==> flow/design.v <==
module bus #(
    parameter DATA_WIDTH = 32,
    parameter ADDR_WIDTH = 8,
    parameter RESP_WIDTH = 3
)
(
    input s0_axi_aclk,
    input s0_axi_aresetn,
    input [ADDR_WIDTH-1:0] s0_axi_awaddr,
    input s0_axi_awvalid,
    output reg s0_axi_awready,
    input [DATA_WIDTH-1:0] s0_axi_wdata,
    input [DATA_WIDTH/8:0] s0_axi_wstrb,
    input s0_axi_wvalid,
    output reg s0_axi_wready,
    output reg [RESP_WIDTH - 1:0] s0_axi_bresp,
    output reg s0_axi_bvalid,
    input s0_axi_bready,
    input [ADDR_WIDTH-1:0] s0_axi_araddr,
    input s0_axi_arvalid,
    output reg s0_axi_arready,
    output reg [DATA_WIDTH-1:0] s0_axi_rdata,
    output reg [RESP_WIDTH - 1:0] s0_axi_rresp,
    output reg s0_axi_rvalid,
    input s0_axi_rready,
    input m1_axi_aclk,
    input m1_axi_aresetn,
    output  reg [ADDR_WIDTH-1:0] m1_axi_awaddr,
    output  reg m1_axi_awvalid,
    input  m1_axi_awready,
    output  reg [DATA_WIDTH-1:0] m1_axi_wdata,
    output  reg [DATA_WIDTH/8:0] m1_axi_wstrb,
    output  reg m1_axi_wvalid,
    input  m1_axi_wready,
    input  [RESP_WIDTH - 1:0] m1_axi_bresp,
    input  m1_axi_bvalid,
    output reg m1_axi_bready,
    output reg [ADDR_WIDTH-1:0] m1_axi_araddr,
    output reg m1_axi_arvalid,
    input  m1_axi_arready,
    input  [DATA_WIDTH-1:0] m1_axi_rdata,
    input  [RESP_WIDTH - 1:0] m1_axi_rresp,
    input  m1_axi_rvalid,
    output reg m1_axi_rready,
    input m2_axi_aclk,
    input m2_axi_aresetn,
    output  reg [ADDR_WIDTH-1:0] m2_axi_awaddr,
    output  reg m2_axi_awvalid,
    input  m2_axi_awready,
    output  reg [DATA_WIDTH-1:0] m2_axi_wdata,
    output  reg [DATA_WIDTH/8:0] m2_axi_wstrb,
    output  reg m2_axi_wvalid,
    input  m2_axi_wready,
    input  [RESP_WIDTH - 1:0] m2_axi_bresp,
    input  m2_axi_bvalid,
    output reg m2_axi_bready,
    output reg [ADDR_WIDTH-1:0] m2_axi_araddr,
    output reg m2_axi_arvalid,
    input  m2_axi_arready,
    input  [DATA_WIDTH-1:0] m2_axi_rdata,
    input  [RESP_WIDTH - 1:0] m2_axi_rresp,
    input  m2_axi_rvalid,
    output reg m2_axi_rready
);
reg [DATA_WIDTH-1:0] cached_slave1_read_data;
reg [ADDR_WIDTH-1:0] cached_slave1_read_address;
reg [DATA_WIDTH-1:0] cached_slave1_write_data;
reg  cached_slave1_write_valid_data;
reg [ADDR_WIDTH-1:0] cached_slave1_write_address;
reg [DATA_WIDTH/8:0] cached_slave1_wstrb;
reg  cached_slave1_write_valid_address;
reg [DATA_WIDTH-1:0] cached_slave2_read_data;
reg [ADDR_WIDTH-1:0] cached_slave2_read_address;
reg [DATA_WIDTH-1:0] cached_slave2_write_data;
reg [ADDR_WIDTH-1:0] cached_slave2_write_address;
reg [DATA_WIDTH/8:0] cached_slave2_wstrb;
reg  cached_slave2_write_valid_data;
reg  cached_slave2_write_valid_address;
  typedef enum {IDLE_WRITE,VALID_WRITE_ADDR,VALID_WRITE_DATA, WRITE_TO_SLAVE1, WRITE_TO_SLAVE2, NOTIFY_MASTER_FROM_SLAVE1, NOTIFY_MASTER_FROM_SLAVE2 } writing_states;
  typedef enum {IDLE_READ, VALID_READ_ADDR, READ_FROM_SLAVE1, READ_FROM_SLAVE2, CACHE_DATA_FROM_SLAVE1,CACHE_DATA_FROM_SLAVE2, WRITE_TO_MASTER_FROM_SLAVE1, WRITE_TO_MASTER_FROM_SLAVE2 } reading_states;
  writing_states write_state;
  reading_states read_state;
always @(posedge s0_axi_aclk) begin
    if (s0_axi_aresetn == 0) begin
      s0_axi_awready <= 0;
      s0_axi_wready <= 0;
      s0_axi_bvalid <= 0;
      m1_axi_awvalid <=0;
      m1_axi_wvalid <=0;
      m2_axi_awvalid <=0;
      m2_axi_wvalid <=0;
      s0_axi_bresp <= 0;
      m1_axi_awaddr <= 0;
      m1_axi_wdata <= 0;
      m1_axi_wstrb <= 0;
      m1_axi_bready <= 0;
      m2_axi_awaddr <= 0;
      m2_axi_wdata <= 0;
      m2_axi_wstrb <= 0;
      m2_axi_bready <= 0;
      cached_slave1_write_address <= 0;
      cached_slave1_write_valid_address <= 0;
      cached_slave1_write_data <= 0;
      cached_slave1_wstrb <= 0;
      cached_slave1_write_valid_data <= 0;
      cached_slave2_write_address <= 0;
      cached_slave2_write_valid_address <= 0;
      cached_slave2_write_data <= 0;
      cached_slave2_wstrb <= 0;
      cached_slave2_write_valid_data <= 0;
      write_state <= IDLE_WRITE;
    end else begin
      case (write_state)
        IDLE_WRITE: begin
          s0_axi_wready <= 1;
          s0_axi_awready <= 1;
          s0_axi_bvalid <= 0;
          if (s0_axi_bready) begin
            s0_axi_wready <= 0;
            s0_axi_awready <= 0;
            write_state <= VALID_WRITE_ADDR;
          end
        end
        VALID_WRITE_ADDR: begin
          if(s0_axi_awaddr == 0 || s0_axi_awaddr == 4)begin
                cached_slave1_write_address <= s0_axi_awaddr;
                cached_slave1_write_valid_address <= s0_axi_awvalid;
                write_state <= VALID_WRITE_DATA;
              end 
          if(s0_axi_awaddr == 16 || s0_axi_awaddr == 20) begin
                cached_slave2_write_address <= s0_axi_awaddr;
                cached_slave2_write_valid_address <= s0_axi_awvalid;
                write_state <= VALID_WRITE_DATA;
              end 
        end
        VALID_WRITE_DATA: begin
            if(cached_slave1_write_address == 0 || cached_slave1_write_address == 4)begin
                cached_slave1_write_data <= s0_axi_wdata;
                cached_slave1_wstrb <= s0_axi_wstrb;
                cached_slave1_write_valid_data <= s0_axi_wvalid;
                write_state <= WRITE_TO_SLAVE1;
              end 
            if(cached_slave2_write_address == 16 || cached_slave2_write_address == 20) begin
                cached_slave2_write_data <= s0_axi_wdata;
                cached_slave2_wstrb <= s0_axi_wstrb;
                cached_slave2_write_valid_data <= s0_axi_wvalid;
                write_state <= WRITE_TO_SLAVE2;
              end 
        end
        WRITE_TO_SLAVE1: begin
            m1_axi_awaddr <= cached_slave1_write_address;
            m1_axi_awvalid <= 1;
            m1_axi_wdata <= cached_slave1_write_data;
            m1_axi_wstrb <= cached_slave1_wstrb;
            m1_axi_wvalid <= 1;
            m1_axi_bready <= s0_axi_bready;
            write_state <= NOTIFY_MASTER_FROM_SLAVE1;
        end
        WRITE_TO_SLAVE2: begin
            m2_axi_awaddr <= cached_slave2_write_address;
            m2_axi_awvalid <= 1;
            m2_axi_wdata <= cached_slave2_write_data;
            m2_axi_wstrb <= cached_slave2_wstrb;
            m2_axi_wvalid <= 1;
            m2_axi_bready <= s0_axi_bready;
            write_state <= NOTIFY_MASTER_FROM_SLAVE2;
          end
        NOTIFY_MASTER_FROM_SLAVE1: begin
            s0_axi_wready <= m1_axi_wready;
            s0_axi_awready <= m1_axi_awready;
            s0_axi_bvalid <= m1_axi_bvalid;
            s0_axi_bresp <= m1_axi_bresp;
            write_state <= IDLE_WRITE;
        end
        NOTIFY_MASTER_FROM_SLAVE2: begin
            s0_axi_wready <= m2_axi_wready;
            s0_axi_awready <= m2_axi_awready;
            s0_axi_bvalid <= m2_axi_bvalid;
            s0_axi_bresp <= m2_axi_bresp;
            write_state <= IDLE_WRITE;
        end
      endcase
    end
  end
always @(posedge s0_axi_aclk) begin
    if (s0_axi_aresetn == 0) begin
       s0_axi_arready <= 0;
       s0_axi_rvalid <= 0;
       s0_axi_rdata <= 0;
       s0_axi_rresp <= 0;
       m1_axi_rready <= 0;
       m2_axi_rready <= 0;
       m1_axi_araddr <= 0;
       m1_axi_arvalid <= 0;
       m2_axi_araddr <= 0;
       m2_axi_arvalid <= 0;
       cached_slave1_read_address <= 0;
       cached_slave1_read_data <= 0;
       cached_slave2_read_address <= 0;
       cached_slave2_read_data <= 0;
       read_state<=IDLE_READ;
    end else begin
      case (read_state)
        IDLE_READ: begin
          s0_axi_arready <= 1; 
          m1_axi_rready <= 0;
          m2_axi_rready <= 0;
          s0_axi_rvalid <= 0;
           if(s0_axi_rready ) begin
            read_state<=VALID_READ_ADDR;
           end
        end
        VALID_READ_ADDR: begin
            if(s0_axi_araddr == 8 || s0_axi_araddr == 12)begin
                cached_slave1_read_address <= s0_axi_araddr;
                s0_axi_arready <= 0;
                s0_axi_rvalid <= 1;
                read_state <= READ_FROM_SLAVE1;
               end 
           if(s0_axi_araddr == 24 || s0_axi_araddr == 28) begin
                 cached_slave2_read_address <= s0_axi_araddr;
                 s0_axi_rvalid <= 1;
                 s0_axi_arready <= 0;
                 read_state <= READ_FROM_SLAVE2;
              end 
        end
        READ_FROM_SLAVE1: begin
            m1_axi_araddr <= cached_slave1_read_address;
            m1_axi_arvalid <= 1;
            m1_axi_rready <= 1;
            read_state <= CACHE_DATA_FROM_SLAVE1;
        end
        READ_FROM_SLAVE2: begin
            m2_axi_araddr <= cached_slave2_read_address;
            m2_axi_arvalid <= 1;
            m2_axi_rready <= 1;
            read_state <= CACHE_DATA_FROM_SLAVE2;
        end
        CACHE_DATA_FROM_SLAVE1: begin
           cached_slave1_read_data <= m1_axi_rdata;
           read_state <= WRITE_TO_MASTER_FROM_SLAVE1;
        end
        CACHE_DATA_FROM_SLAVE2: begin
          cached_slave2_read_data <= m2_axi_rdata;
          read_state <= WRITE_TO_MASTER_FROM_SLAVE2;  
        end
        WRITE_TO_MASTER_FROM_SLAVE1: begin           
              if(m1_axi_arready) begin
                s0_axi_rdata <= cached_slave1_read_data; 
                s0_axi_rvalid <= 1;
                s0_axi_rresp <= 0;
                read_state <= IDLE_READ; 
              end
            s0_axi_rvalid <= 0;
        end
        WRITE_TO_MASTER_FROM_SLAVE2: begin 
            if(m2_axi_arready) begin
              s0_axi_rdata <= cached_slave2_read_data;
              s0_axi_rvalid <= 1;
              s0_axi_rresp <= 0;
              read_state <= IDLE_READ;
            end
            s0_axi_rvalid <= 0;
        end
      endcase
    end
  end
endmodule
module adder#(
    parameter DATA_WIDTH = 32,
    parameter ADDR_WIDTH = 8,
    parameter RESP_WIDTH = 3
)
(
    input s1_axi_aclk,
    input s1_axi_aresetn,
    input [ADDR_WIDTH-1:0] s1_axi_awaddr,
    input s1_axi_awvalid,
    output reg s1_axi_awready,
    input [DATA_WIDTH-1:0] s1_axi_wdata,
    input [DATA_WIDTH/8:0] s1_axi_wstrb,
    input s1_axi_wvalid,
    output reg s1_axi_wready,
    output reg [RESP_WIDTH - 1:0] s1_axi_bresp,
    output reg s1_axi_bvalid,
    input s1_axi_bready,
    input [ADDR_WIDTH-1:0] s1_axi_araddr,
    input s1_axi_arvalid,
    output  s1_axi_arready,
    output reg [DATA_WIDTH-1:0] s1_axi_rdata,
    output reg [RESP_WIDTH - 1:0] s1_axi_rresp,
    output reg s1_axi_rvalid,
    input  s1_axi_rready
);
reg [DATA_WIDTH-1:0] operandA, operandB;
wire [(2*DATA_WIDTH-1):0] result_tmp;
wire [DATA_WIDTH-1:0] overflow_adder;
reg [1:0] operandCounters;
reg [(2*DATA_WIDTH-1):0] result_hold;
reg s1_axi_arready_tmp;
assign s1_axi_arready = s1_axi_arready_tmp;
always@(posedge s1_axi_aclk)
begin
    if(~s1_axi_aresetn) 
    begin
	    s1_axi_awready <= 0;
       s1_axi_wready <= 0;
       operandCounters <= 0;
       operandA <= 0;
       operandB <= 0;
       s1_axi_bresp <= 0;
       s1_axi_bvalid <= 0;
    end
	else if(s1_axi_awvalid == 1 && s1_axi_wvalid == 1 )
	  begin
	     case(s1_axi_awaddr)
		   0:
		     begin
            s1_axi_awready <= 0;
            s1_axi_wready <= 0;
                  operandA <= s1_axi_wdata;
                  if(operandCounters == 2'b10) begin
                     operandCounters <= 1;
                  end
                  else begin
                     operandCounters <= operandCounters + 1;
                  end
                  if (s1_axi_bready == 1) begin
                    s1_axi_awready <= 1;
                    s1_axi_wready <= 1;
                    s1_axi_bresp <= 0;
                    s1_axi_bvalid <= 1;  
                  end
			 end  
		   4: 
		     begin
            s1_axi_awready <= 0;
            s1_axi_wready <= 0;
              operandB <= s1_axi_wdata;  
              if(operandCounters == 2) begin
                    operandCounters <= 1;
              end
                  else begin
                    operandCounters <= operandCounters + 1;
                  end 
              if (s1_axi_bready == 1) begin
                s1_axi_awready <= 1;
                s1_axi_wready <= 1;
                s1_axi_bresp <= 0;
                s1_axi_bvalid <= 1;
              end
			 end 
		   default:
		      begin
			     s1_axi_awready <= 1;
              s1_axi_wready <= 1;
			  end
        endcase
	  end
	else
	  begin
	   s1_axi_bresp <= 0;
      s1_axi_bvalid <= 0;
	  end
end
always@(posedge s1_axi_aclk)
begin
   if(~s1_axi_aresetn)
      result_hold <= 0;
   else if(operandCounters == 2)
      result_hold <= result_tmp;
end
assign result_tmp = (operandCounters == 2) ? operandA + operandB : result_hold;
assign overflow_adder = (result_tmp > (2**DATA_WIDTH)-1)?1:0;    
always@(posedge s1_axi_aclk)
begin
   if(~s1_axi_aresetn) begin
	   s1_axi_rvalid <= 0;
       s1_axi_rresp <= 0;
       s1_axi_rdata <= 0;
   end 
	else if(s1_axi_rready == 1 && s1_axi_arvalid == 1)
      begin
         case(s1_axi_araddr)
            8: begin
                  s1_axi_rvalid <= 1;
                  s1_axi_rresp <= 0;
                  s1_axi_rdata <= result_tmp[31:0];
               end
            12: begin
                  s1_axi_rvalid <= 1;
                  s1_axi_rresp <= 0;
                  s1_axi_rdata <= overflow_adder;
               end
            default: begin
                  s1_axi_rresp <= 0;
               end
         endcase
      end
   else
	  begin
        s1_axi_rresp <= 0;
	  end
end
always@(posedge s1_axi_aclk)
begin
 if(s1_axi_aresetn == 1'b0) 
  begin
   s1_axi_arready_tmp <= 0;
  end 
 else
   if(s1_axi_arvalid && ~s1_axi_arready_tmp )
      s1_axi_arready_tmp <= 1'b1;    
   else
      s1_axi_arready_tmp <= 1'b0; 
 end
endmodule
module multiplier#(
    parameter DATA_WIDTH = 32,
    parameter ADDR_WIDTH = 8,
    parameter RESP_WIDTH = 3
)
(
    input s2_axi_aclk,
    input s2_axi_aresetn,
    input [ADDR_WIDTH-1:0] s2_axi_awaddr,
    input s2_axi_awvalid,
    output reg s2_axi_awready,
    input [DATA_WIDTH-1:0] s2_axi_wdata,
    input [DATA_WIDTH/8:0] s2_axi_wstrb,
    input s2_axi_wvalid,
    output reg s2_axi_wready,
    output reg [RESP_WIDTH - 1:0] s2_axi_bresp,
    output reg s2_axi_bvalid,
    input s2_axi_bready,
    input [ADDR_WIDTH-1:0] s2_axi_araddr,
    input s2_axi_arvalid,
    output  s2_axi_arready,
    output reg [DATA_WIDTH-1:0] s2_axi_rdata,
    output reg [RESP_WIDTH - 1:0] s2_axi_rresp,
    output reg s2_axi_rvalid,
    input  s2_axi_rready
);
reg [DATA_WIDTH-1:0] operandA, operandB;
wire [(2*DATA_WIDTH-1):0] result_tmp;
wire [DATA_WIDTH-1:0] overflow_adder;
reg [1:0] operandCounters;
reg [(2*DATA_WIDTH-1):0] result_hold;
reg s2_axi_arready_tmp;
assign s2_axi_arready = s2_axi_arready_tmp;
always@(posedge s2_axi_aclk)
begin
    if(~s2_axi_aresetn) 
    begin
	    s2_axi_awready <= 0;
       s2_axi_wready <= 0;
       operandCounters <= 0;
       operandA <= 0;
       operandB <= 0;
       s2_axi_bresp <= 0;
       s2_axi_bvalid <= 0;
    end
	else if(s2_axi_awvalid == 1 && s2_axi_wvalid == 1 )
	  begin
	     case(s2_axi_awaddr)
		   16:
		     begin
            s2_axi_awready <= 0;
            s2_axi_wready <= 0;
                  operandA <= s2_axi_wdata;
                  if(operandCounters == 2'b10) begin
                     operandCounters <= 1;
                  end
                  else begin
                     operandCounters <= operandCounters + 1;
                  end
                  if (s2_axi_bready == 1) begin
                    s2_axi_awready <= 1;
                    s2_axi_wready <= 1;
                    s2_axi_bresp <= 0;
                    s2_axi_bvalid <= 1;  
                  end
			 end  
		   20: 
		     begin
            s2_axi_awready <= 0;
            s2_axi_wready <= 0;
              operandB <= s2_axi_wdata;  
              if(operandCounters == 2) begin
                    operandCounters <= 1;
              end
                  else begin
                    operandCounters <= operandCounters + 1;
                  end 
              if (s2_axi_bready == 1) begin
                s2_axi_awready <= 1;
                s2_axi_wready <= 1;
                s2_axi_bresp <= 0;
                s2_axi_bvalid <= 1;
              end
			 end 
		   default:
		      begin
			     s2_axi_awready <= 1;
              s2_axi_wready <= 1;
			  end
        endcase
	  end
	else
	  begin
	   s2_axi_bresp <= 0;
      s2_axi_bvalid <= 0;
	  end
end
always@(posedge s2_axi_aclk)
begin
   if(~s2_axi_aresetn)
      result_hold <= 0;
   else if(operandCounters == 2)
      result_hold <= result_tmp;
end
assign result_tmp = (operandCounters == 2) ? operandA * operandB : result_hold;
assign overflow_adder = (result_tmp > (2**DATA_WIDTH)-1)?1:0;    
always@(posedge s2_axi_aclk)
begin
   if(~s2_axi_aresetn) begin
	   s2_axi_rvalid <= 0;
       s2_axi_rresp <= 0;
       s2_axi_rdata <= 0;
   end 
	else if(s2_axi_rready == 1 && s2_axi_arvalid == 1)
      begin
         case(s2_axi_araddr)
            24: begin
                  s2_axi_rvalid <= 1;
                  s2_axi_rresp <= 0;
                  s2_axi_rdata <= result_tmp[31:0];
               end
            28: begin
                  s2_axi_rvalid <= 1;
                  s2_axi_rresp <= 0;
                  s2_axi_rdata <= overflow_adder;
               end
            default: begin
                  s2_axi_rresp <= 0;
               end
         endcase
      end
   else
	  begin
        s2_axi_rresp <= 0;
	  end
end
always@(posedge s2_axi_aclk)
begin
 if(s2_axi_aresetn == 1'b0) 
  begin
   s2_axi_arready_tmp <= 0;
  end 
 else
   if(s2_axi_arvalid && ~s2_axi_arready_tmp )
      s2_axi_arready_tmp <= 1'b1;    
   else
      s2_axi_arready_tmp <= 1'b0; 
 end
endmodule
module wrapper #(
    parameter DATA_WIDTH = 32,
    parameter ADDR_WIDTH = 8,
    parameter RESP_WIDTH = 3
)
(
    input s3_axi_aclk,
    input s3_axi_aresetn,
    input [ADDR_WIDTH-1:0] s3_axi_awaddr,
    input s3_axi_awvalid,
    output wire s3_axi_awready,
    input [DATA_WIDTH-1:0] s3_axi_wdata,
    input [DATA_WIDTH/8:0] s3_axi_wstrb,
    input s3_axi_wvalid,
    output wire s3_axi_wready,
    output wire [RESP_WIDTH - 1:0] s3_axi_bresp,
    output wire s3_axi_bvalid,
    input s3_axi_bready,
    input [ADDR_WIDTH-1:0] s3_axi_araddr,
    input s3_axi_arvalid,
    output wire s3_axi_arready,
    output wire [DATA_WIDTH-1:0] s3_axi_rdata,
    output wire [RESP_WIDTH - 1:0] s3_axi_rresp,
    output wire s3_axi_rvalid,
    input s3_axi_rready
);
wire [ADDR_WIDTH-1:0] connect_slave1_awaddr;
wire connect_slave1_awvalid;
wire connect_slave1_awready;
wire [DATA_WIDTH-1:0] connect_slave1_wdata;
wire [DATA_WIDTH/8:0] connect_slave1_wstrb;
wire connect_slave1_wvalid;
wire connect_slave1_wready;
wire [RESP_WIDTH - 1:0] connect_slave1_bresp;
wire connect_slave1_bvalid;
wire connect_slave1_bready;
wire [ADDR_WIDTH-1:0] connect_slave1_araddr;
wire connect_slave1_arvalid;
wire connect_slave1_arready;
wire [DATA_WIDTH-1:0] connect_slave1_rdata;
wire [RESP_WIDTH - 1:0] connect_slave1_rresp;
wire connect_slave1_rvalid;
wire connect_slave1_rready;
wire [ADDR_WIDTH-1:0] connect_slave2_awaddr;
wire connect_slave2_awvalid;
wire connect_slave2_awready;
wire [DATA_WIDTH-1:0] connect_slave2_wdata;
wire [DATA_WIDTH/8:0] connect_slave2_wstrb;
wire connect_slave2_wvalid;
wire connect_slave2_wready;
wire [RESP_WIDTH - 1:0] connect_slave2_bresp;
wire connect_slave2_bvalid;
wire connect_slave2_bready;
wire [ADDR_WIDTH-1:0] connect_slave2_araddr;
wire connect_slave2_arvalid;
wire connect_slave2_arready;
wire [DATA_WIDTH-1:0] connect_slave2_rdata;
wire [RESP_WIDTH - 1:0] connect_slave2_rresp;
wire connect_slave2_rvalid;
wire connect_slave2_rready;
bus#(
    .DATA_WIDTH(DATA_WIDTH),
    .ADDR_WIDTH(ADDR_WIDTH),
    .RESP_WIDTH(RESP_WIDTH)
) bus_instiate (
    .s0_axi_aclk(s3_axi_aclk),
    .s0_axi_aresetn(s3_axi_aresetn),
    .s0_axi_awaddr(s3_axi_awaddr),
    .s0_axi_awvalid(s3_axi_awvalid),
    .s0_axi_awready(s3_axi_awready),
    .s0_axi_wdata(s3_axi_wdata),
    .s0_axi_wstrb(s3_axi_wstrb),
    .s0_axi_wvalid(s3_axi_wvalid),
    .s0_axi_wready(s3_axi_wready),
    .s0_axi_bresp(s3_axi_bresp),
    .s0_axi_bvalid(s3_axi_bvalid),
    .s0_axi_bready(s3_axi_bready),
    .s0_axi_araddr(s3_axi_araddr),
    .s0_axi_arvalid(s3_axi_arvalid),
    .s0_axi_arready(s3_axi_arready),
    .s0_axi_rdata(s3_axi_rdata),
    .s0_axi_rresp(s3_axi_rresp),
    .s0_axi_rvalid(s3_axi_rvalid),
    .s0_axi_rready(s3_axi_rready),
    .m1_axi_aclk(s3_axi_aclk),
    .m1_axi_aresetn(s3_axi_aresetn),
    .m1_axi_awaddr(connect_slave1_awaddr),
    .m1_axi_awvalid(connect_slave1_awvalid),
    .m1_axi_awready(connect_slave1_awready),
    .m1_axi_wdata(connect_slave1_wdata),
    .m1_axi_wstrb(connect_slave1_wstrb),
    .m1_axi_wvalid(connect_slave1_wvalid),
    .m1_axi_wready(connect_slave1_wready),
    .m1_axi_bresp(connect_slave1_bresp),
    .m1_axi_bvalid(connect_slave1_bvalid),
    .m1_axi_bready(connect_slave1_bready),
    .m1_axi_araddr(connect_slave1_araddr),
    .m1_axi_arvalid(connect_slave1_arvalid),
    .m1_axi_arready(connect_slave1_arready),
    .m1_axi_rdata(connect_slave1_rdata),
    .m1_axi_rresp(connect_slave1_rresp),
    .m1_axi_rvalid(connect_slave1_rvalid),
    .m1_axi_rready(connect_slave1_rready),
    .m2_axi_aclk(s3_axi_aclk),
    .m2_axi_aresetn(s3_axi_aresetn),
    .m2_axi_awaddr(connect_slave2_awaddr),
    .m2_axi_awvalid(connect_slave2_awvalid),
    .m2_axi_awready(connect_slave2_awready),
    .m2_axi_wdata(connect_slave2_wdata),
    .m2_axi_wstrb(connect_slave2_wstrb),
    .m2_axi_wvalid(connect_slave2_wvalid),
    .m2_axi_wready(connect_slave2_wready),
    .m2_axi_bresp(connect_slave2_bresp),
    .m2_axi_bvalid(connect_slave2_bvalid),
    .m2_axi_bready(connect_slave2_bready),
    .m2_axi_araddr(connect_slave2_araddr),
    .m2_axi_arvalid(connect_slave2_arvalid),
    .m2_axi_arready(connect_slave2_arready),
    .m2_axi_rdata(connect_slave2_rdata),
    .m2_axi_rresp(connect_slave2_rresp),
    .m2_axi_rvalid(connect_slave2_rvalid),
    .m2_axi_rready(connect_slave2_rready)
  );
  adder #(
    .DATA_WIDTH(DATA_WIDTH),
    .ADDR_WIDTH(ADDR_WIDTH),
    .RESP_WIDTH(RESP_WIDTH)
  ) adder_instiate (
    .s1_axi_aclk(s3_axi_aclk),
    .s1_axi_aresetn(s3_axi_aresetn),
    .s1_axi_awaddr(connect_slave1_awaddr),
    .s1_axi_awvalid(connect_slave1_awvalid),
    .s1_axi_awready(connect_slave1_awready),
    .s1_axi_wdata(connect_slave1_wdata),
    .s1_axi_wstrb(connect_slave1_wstrb),
    .s1_axi_wvalid(connect_slave1_wvalid),
    .s1_axi_wready(connect_slave1_wready),
    .s1_axi_bresp(connect_slave1_bresp),
    .s1_axi_bvalid(connect_slave1_bvalid),
    .s1_axi_bready(connect_slave1_bready),
    .s1_axi_araddr(connect_slave1_araddr),
    .s1_axi_arvalid(connect_slave1_arvalid),
    .s1_axi_arready(connect_slave1_arready),
    .s1_axi_rdata(connect_slave1_rdata),
    .s1_axi_rresp(connect_slave1_rresp),
    .s1_axi_rvalid(connect_slave1_rvalid),
    .s1_axi_rready(connect_slave1_rready)
  );
   multiplier #(
    .DATA_WIDTH(DATA_WIDTH),
    .ADDR_WIDTH(ADDR_WIDTH),
    .RESP_WIDTH(RESP_WIDTH)
   ) multiplier_instiate (
    .s2_axi_aclk(s3_axi_aclk),
    .s2_axi_aresetn(s3_axi_aresetn),
    .s2_axi_awaddr(connect_slave2_awaddr),
    .s2_axi_awvalid(connect_slave2_awvalid),
    .s2_axi_awready(connect_slave2_awready),
    .s2_axi_wdata(connect_slave2_wdata),
    .s2_axi_wstrb(connect_slave2_wstrb),
    .s2_axi_wvalid(connect_slave2_wvalid),
    .s2_axi_wready(connect_slave2_wready),
    .s2_axi_bresp(connect_slave2_bresp),
    .s2_axi_bvalid(connect_slave2_bvalid),
    .s2_axi_bready(connect_slave2_bready),
    .s2_axi_araddr(connect_slave2_araddr),
    .s2_axi_arvalid(connect_slave2_arvalid),
    .s2_axi_arready(connect_slave2_arready),
    .s2_axi_rdata(connect_slave2_rdata),
    .s2_axi_rresp(connect_slave2_rresp),
    .s2_axi_rvalid(connect_slave2_rvalid),
    .s2_axi_rready(connect_slave2_rready)
  );
endmodule
**Reports on wrapper**

Tool output for the design above, in the order of the flow.
Line numbers count from 1 in the design file above.
Library cell names are shortened.
A cell with -- has no value.

- Top: wrapper
- Clock: s3_axi_aclk
- Library: sky130hd
- Corner: tt_025C_1v80

**Word-level counts**

Source: Yosys, flattened and elaborated, memories not mapped. Widths are those after wreduce. Registers that Yosys merges into a memory's read port (data or address) are not register bits. Print and check cells do not count.

- Register bits after elaboration: 706
- Clocked read ports x word width: 0
- Elaborated cells: 207
- Output and inout bits: 43
- Memory bits (read-only): 0
- Memories kept: 0
- RAM bits: 0
- Latch bits: 0
- Bits of input ports: 60

- Add/sub/neg operators: 3
- Shift-type cells: 0
- Mux-type cells: 54
- Reductions and logical operators: 55
- Div/mod/pow operators: 0
- Multipliers: 1
- Equality and inequality tests: 41
- Bitwise logic cells: 2
- Magnitude comparators: 2

Operators with widths:

| operator | count |
|---|---|
| multiplier 32 x 32 -> 64 bit | 1 |
| two-way mux 32 bit | 12 |
| case mux 32 bit (select 8 bit) | 1 |
| equality test 32 x 3 -> 1 bit with constant B | 7 |
| case mux 32 bit (select 6 bit) | 1 |
| case mux 32 bit (select 2 bit) | 3 |
| equality test 32 x 2 -> 1 bit with constant B | 4 |
| > comparator 64 x 32 -> 1 bit with constant B | 2 |
| two-way mux 64 bit | 2 |
| equality test 8 x 5 -> 1 bit with constant B | 10 |
| equality test 32 x 1 -> 1 bit with constant B | 2 |
| logical NOT 32 bit | 2 |
| AND reduction 2 bit | 20 |
| adder 32 x 32 -> 33 bit | 1 |
| equality test 8 x 4 -> 1 bit with constant B | 4 |
| equality test 8 x 3 -> 1 bit with constant B | 3 |
| logical NOT 8 bit | 3 |
| nonzero test 2 bit | 10 |
| two-way mux 3 bit | 6 |
| two-way mux 1 bit | 17 |
| case mux 3 bit (select 2 bit) | 2 |
| inequality test 3 x 1 -> 1 bit with constant B | 3 |
| inequality test 2 x 1 -> 1 bit with constant B | 4 |
| nonzero test 8 bit | 1 |
| case mux 1 bit (select 2 bit) | 4 |
| two-way mux 2 bit | 4 |
| logical OR 1 bit | 6 |
| OR reduction 2 bit | 3 |

Not listed: further kinds 12, cells in them 20.

**Depth**

Depth = most cells in a row (Yosys ltp): at word level without a register or memory, in the mapped netlist without a sequential cell, where the memories' decode and read muxes count.

- Depth after elaboration: 5
- ABC_AREA: 1
- Gate-level depth with buffers: 40
- Gate-level depth less buffers: 38

**Netlist**

Yosys stat after the flow's synthesis: flattened, memories mapped to cells. It holds for the ABC_AREA given above (unset counts as 0); a run with the other value may have another netlist.

Cells by type:

| cell type | count | area in all (sq um) |
|---|---|---|
| fa_1 | 897 | 1.8E+04 |
| dfxtp_1 | 645 | 1.29E+04 |
| inv_1 | 1758 | 6.6E+03 |
| nand2_1 | 1739 | 6527.51 |
| nor2_1 | 988 | 3.71E+03 |
| ha_1 | 295 | 3691.04 |
| o21ai_0 | 513 | 2.57E+03 |
| clkbuf_1 | 416 | 1.56E+03 |
| a21oi_1 | 171 | 855.821 |
| nand3_1 | 143 | 715.686 |
| a211oi_1 | 66 | 495.475 |
| xnor2_1 | 33 | 289.027 |
| nand4_1 | 30 | 187.68 |
| or2_2 | 30 | 187.68 |
| nor3_1 | 31 | 155.149 |
| o21bai_1 | 15 | 112.608 |
| xor2_1 | 12 | 105.101 |
| nand2_2 | 15 | 93.84 |

Other cell types: 35; their cells: 135.

- Buffer cells: 443
- Flip-flop cells: 645
- Sequential area: 12912.4 sq um
- Chip area (Yosys): 59638.4 sq um
- Standard cells after synthesis: 7932

**Path before layout**

Path of least setup slack by OpenSTA after synthesis, without wires, with an ideal clock, recovery checks aside; 20% of the period is set as input and as output delay. Where synthesis merged equal registers, the netlist keeps one of their names.

- Path kind: register to register
- Start: register multiplier_instiate.operandB[8]
- End: register multiplier_instiate.s2_axi_rdata[0]
- Arrival time: 6.716 ns
- Required time: 9.888 ns
- Setup time: 0.112 ns
- Launch time at the first pin: 0.000 ns
- Path slack: 3.171 ns
- Path delay: 6.828 ns
- Stages on the path: 36
- Path buffers: 2
- Clock period: 10.0 ns
- Period reached after synthesis: 6.829 ns

"path delay" is the arrival time less input delay plus setup time.
"stages on the path": output pins that drive a net of the path, with the launching flip-flop's if there is one; two outputs of one cell count as two.
"period reached after synthesis" is the clock period less the worst setup slack; recovery checks do not enter. This is arithmetic on one report: input and output delays are still those of the set period (20% each).
Between the ends stands the longest chain of elaborated cells between them, by number of cells; it is not shown to be the way that was timed. Of several equally long chains one is given.
A line is the first line of the expression or statement that the cell stems from. Yosys adds cells for indexed reads and writes and turns some case tables into memories.
At most two assigning lines are given for a register; there are more.

- Cell sequence: dfxtp_1 -> clkbuf_1 -> clkbuf_1 -> nand2_1 -> fa_1 -> inv_1 -> fa_1 -> fa_1 -> inv_1 -> fa_1 -> inv_1 -> fa_1 -> fa_1 -> fa_1 -> inv_1 -> fa_1 -> inv_1 -> ha_1 -> nand2_1 -> inv_1 -> a21oi_1 -> inv_1 -> a21oi_1 -> nand2_1 -> a21oi_1 -> nand3_1 -> nand2_1 -> nand2_1 -> nand2_1 -> nand2_1 -> nor2_1 -> nand2_1 -> inv_1 -> nand3_1 -> nand2_1 -> nand2_1
- Length of the longest elaborated chain: 5
- Elaborated cells on any way between the ends: 5
- Source lines of those cells: 3
- Classes of those cells: 1 x mul; 1 x compare; 3 x mux

Ends and longest elaborated chain, after synthesis:

| what | RTL line | source |
|---|---|---|
| from (decl) | 444 | `reg [DATA_WIDTH-1:0] operandA, operandB;` |
| from (assign) | 459 | `operandB <= 0;` |
| from (assign) | 488 | `operandB <= s2_axi_wdata;` |
| multiplier 32 x 32 -> 64 bit | 522 | `assign result_tmp = (operandCounters == 2) ? operandA * operandB : result_hold;` |
| two-way mux 64 bit | 522 |  |
| > comparator 64 x 32 -> 1 bit | 523 | `assign overflow_adder = (result_tmp > (2**DATA_WIDTH)-1)?1:0;` |
| two-way mux 1 bit | 523 |  |
| case mux 32 bit (select 2 bit) | 533 | `case(s2_axi_araddr)` |
| to (assign) | 537 | `s2_axi_rdata <= result_tmp[31:0];` |
| to (assign) | 542 | `s2_axi_rdata <= overflow_adder;` |
| to (decl) | 439 | `output reg [DATA_WIDTH-1:0] s2_axi_rdata,` |

**Worst path after layout**

From the final timing report of run A: the path of least setup slack in the routed layout; clock arrival at registers is part of the times.

- Path kind: register to register
- Start: register multiplier_instiate.operandA[19]
- End: register multiplier_instiate.s2_axi_rdata[0]
- Stages on the path: 34
- Clock period: 15.8 ns
- Setup time: 0.05 ns
- Path slack: 6.73 ns
- Required time: 16.38 ns
- Arrival time: 9.66 ns
- Path buffers: 2
- Launch time at the first pin: 0.65 ns

Between the ends stands the longest chain of elaborated cells between them, by number of cells; it is not shown to be the way that was timed. Of several equally long chains one is given.
At most two assigning lines are given for a register; there are more.

- Cell sequence: dfxtp_1 -> clkbuf_1 -> clkbuf_1 -> nand2_1 -> fa_1 -> inv_1 -> fa_1 -> fa_1 -> fa_1 -> fa_1 -> fa_1 -> fa_1 -> inv_1 -> fa_1 -> inv_1 -> ha_1 -> nand2_1 -> inv_1 -> a21oi_1 -> nand2_1 -> a21oi_1 -> nor2_1 -> nor2_1 -> nand2_1 -> nand2_1 -> nand3_1 -> nand2_1 -> nand2_1 -> nor2_1 -> nand2_1 -> inv_1 -> nand3_1 -> nand2_1 -> nand2_1
- Length of the longest elaborated chain: 5
- Elaborated cells on any way between the ends: 5
- Source lines of those cells: 3
- Classes of those cells: 1 x mul; 1 x compare; 3 x mux

Ends and longest elaborated chain, after layout:

| what | RTL line | source |
|---|---|---|
| from (decl) | 444 | `reg [DATA_WIDTH-1:0] operandA, operandB;` |
| from (assign) | 458 | `operandA <= 0;` |
| from (assign) | 470 | `operandA <= s2_axi_wdata;` |
| multiplier 32 x 32 -> 64 bit | 522 | `assign result_tmp = (operandCounters == 2) ? operandA * operandB : result_hold;` |
| two-way mux 64 bit | 522 |  |
| > comparator 64 x 32 -> 1 bit | 523 | `assign overflow_adder = (result_tmp > (2**DATA_WIDTH)-1)?1:0;` |
| two-way mux 1 bit | 523 |  |
| case mux 32 bit (select 2 bit) | 533 | `case(s2_axi_araddr)` |
| to (assign) | 537 | `s2_axi_rdata <= result_tmp[31:0];` |
| to (assign) | 542 | `s2_axi_rdata <= overflow_adder;` |
| to (decl) | 439 | `output reg [DATA_WIDTH-1:0] s2_axi_rdata,` |

# Flow runs of wrapper

4 stored runs of wrapper in the flow (synthesis by Yosys, layout by OpenROAD, sky130hd cells), in arbitrary order. Constraints: input delay and output delay 20% of the set period each, output load 0.01 pF.
By "reached clock period" is meant the clock period of the run minus its worst setup slack. This is arithmetic on one report: input and output delays are still those of the set period (20% each).
"worst path time" means the part of the period allowed to the worst setup path (the constraints hold back 20% at inputs and 20% at outputs) less its slack; where the path has registers, the arrival times of their clocks count too.
"total power after layout" is the tool's figure for a default switching activity; nothing was simulated.

### Run A

Settings: `ABC_AREA=1`, `CAP_MARGIN=40`, `CELL_PAD_IN_SITES_DETAIL_PLACEMENT=0`, `CELL_PAD_IN_SITES_GLOBAL_PLACEMENT=2`, `CORE_UTILIZATION=40`, `CTS_CLUSTER_DIAMETER=304`, `CTS_CLUSTER_SIZE=86`, `GPL_ROUTABILITY_DRIVEN=0`, `GPL_TIMING_DRIVEN=0`, `PLACE_DENSITY_LB_ADDON=0.06`, `SETUP_SLACK_MARGIN=0.34`, `SLEW_MARGIN=15`, `period_ns=15.8`, `CORE_MARGIN=2`

- Mapped cell area after synthesis: 59638.4 sq um
- Worst hold slack in the final report: 0.444 ns
- Worst path time: 9.07 ns
- Worst setup path type: register to register
- Lowest setup slack: 6.729 ns
- Utilization after routing: 43.7%
- Reached clock period: 9.071 ns
- Die area: 152201.0 sq um
- Summed negative setup slack: 0.000 ns
- Standard-cell area of the final layout: 64561.9 sq um
- Total power after layout: 2329 µW

### Run B

Settings: `ABC_AREA=1`, `CAP_MARGIN=25`, `CELL_PAD_IN_SITES_DETAIL_PLACEMENT=1`, `CELL_PAD_IN_SITES_GLOBAL_PLACEMENT=3`, `CORE_UTILIZATION=55`, `CTS_CLUSTER_DIAMETER=193`, `CTS_CLUSTER_SIZE=52`, `GPL_TIMING_DRIVEN=0`, `MAX_ROUTING_LAYER=met4`, `PLACE_DENSITY_LB_ADDON=0.05`, `SETUP_SLACK_MARGIN=2.94`, `SLEW_MARGIN=20`, `period_ns=12.2`, `CORE_MARGIN=2`

Unfinished; error FLW-0024 in placement.

### Run C

Settings: `CORE_UTILIZATION=40`, `SETUP_SLACK_MARGIN=1.84`, `period_ns=9.39`, `CAP_MARGIN=20`, `CORE_MARGIN=2`, `SLEW_MARGIN=20`

- Standard-cell area of the final layout: 65556.6 sq um
- Utilization after routing: 45.7%
- Summed negative setup slack: 0.000 ns
- Die area: 147253.0 sq um
- Lowest setup slack: 1.282 ns
- Worst hold slack in the final report: 0.440 ns
- Worst path time: 8.11 ns
- Worst setup path type: register to register
- Reached clock period: 8.108 ns
- Total power after layout: 5481 µW
- Mapped cell area after synthesis: 57679.1 sq um

### Run D

Settings: `ABC_AREA=0`, `CORE_UTILIZATION=54`, `CTS_CLUSTER_DIAMETER=223`, `CTS_CLUSTER_SIZE=41`, `MIN_ROUTING_LAYER=met1`, `SETUP_SLACK_MARGIN=0.64`, `period_ns=9.69`, `CAP_MARGIN=20`, `CORE_MARGIN=2`, `SLEW_MARGIN=20`

- Standard-cell area of the final layout: 60282.8 sq um
- Die area: 109442.0 sq um
- Mapped cell area after synthesis: 57679.1 sq um
- Total power after layout: 3903 µW
- Worst hold slack in the final report: 0.450 ns
- Summed negative setup slack: 0.000 ns
- Utilization after routing: 57.1%
- Lowest setup slack: 1.010 ns
- Worst path time: 8.68 ns
- Worst setup path type: register to register
- Reached clock period: 8.680 ns
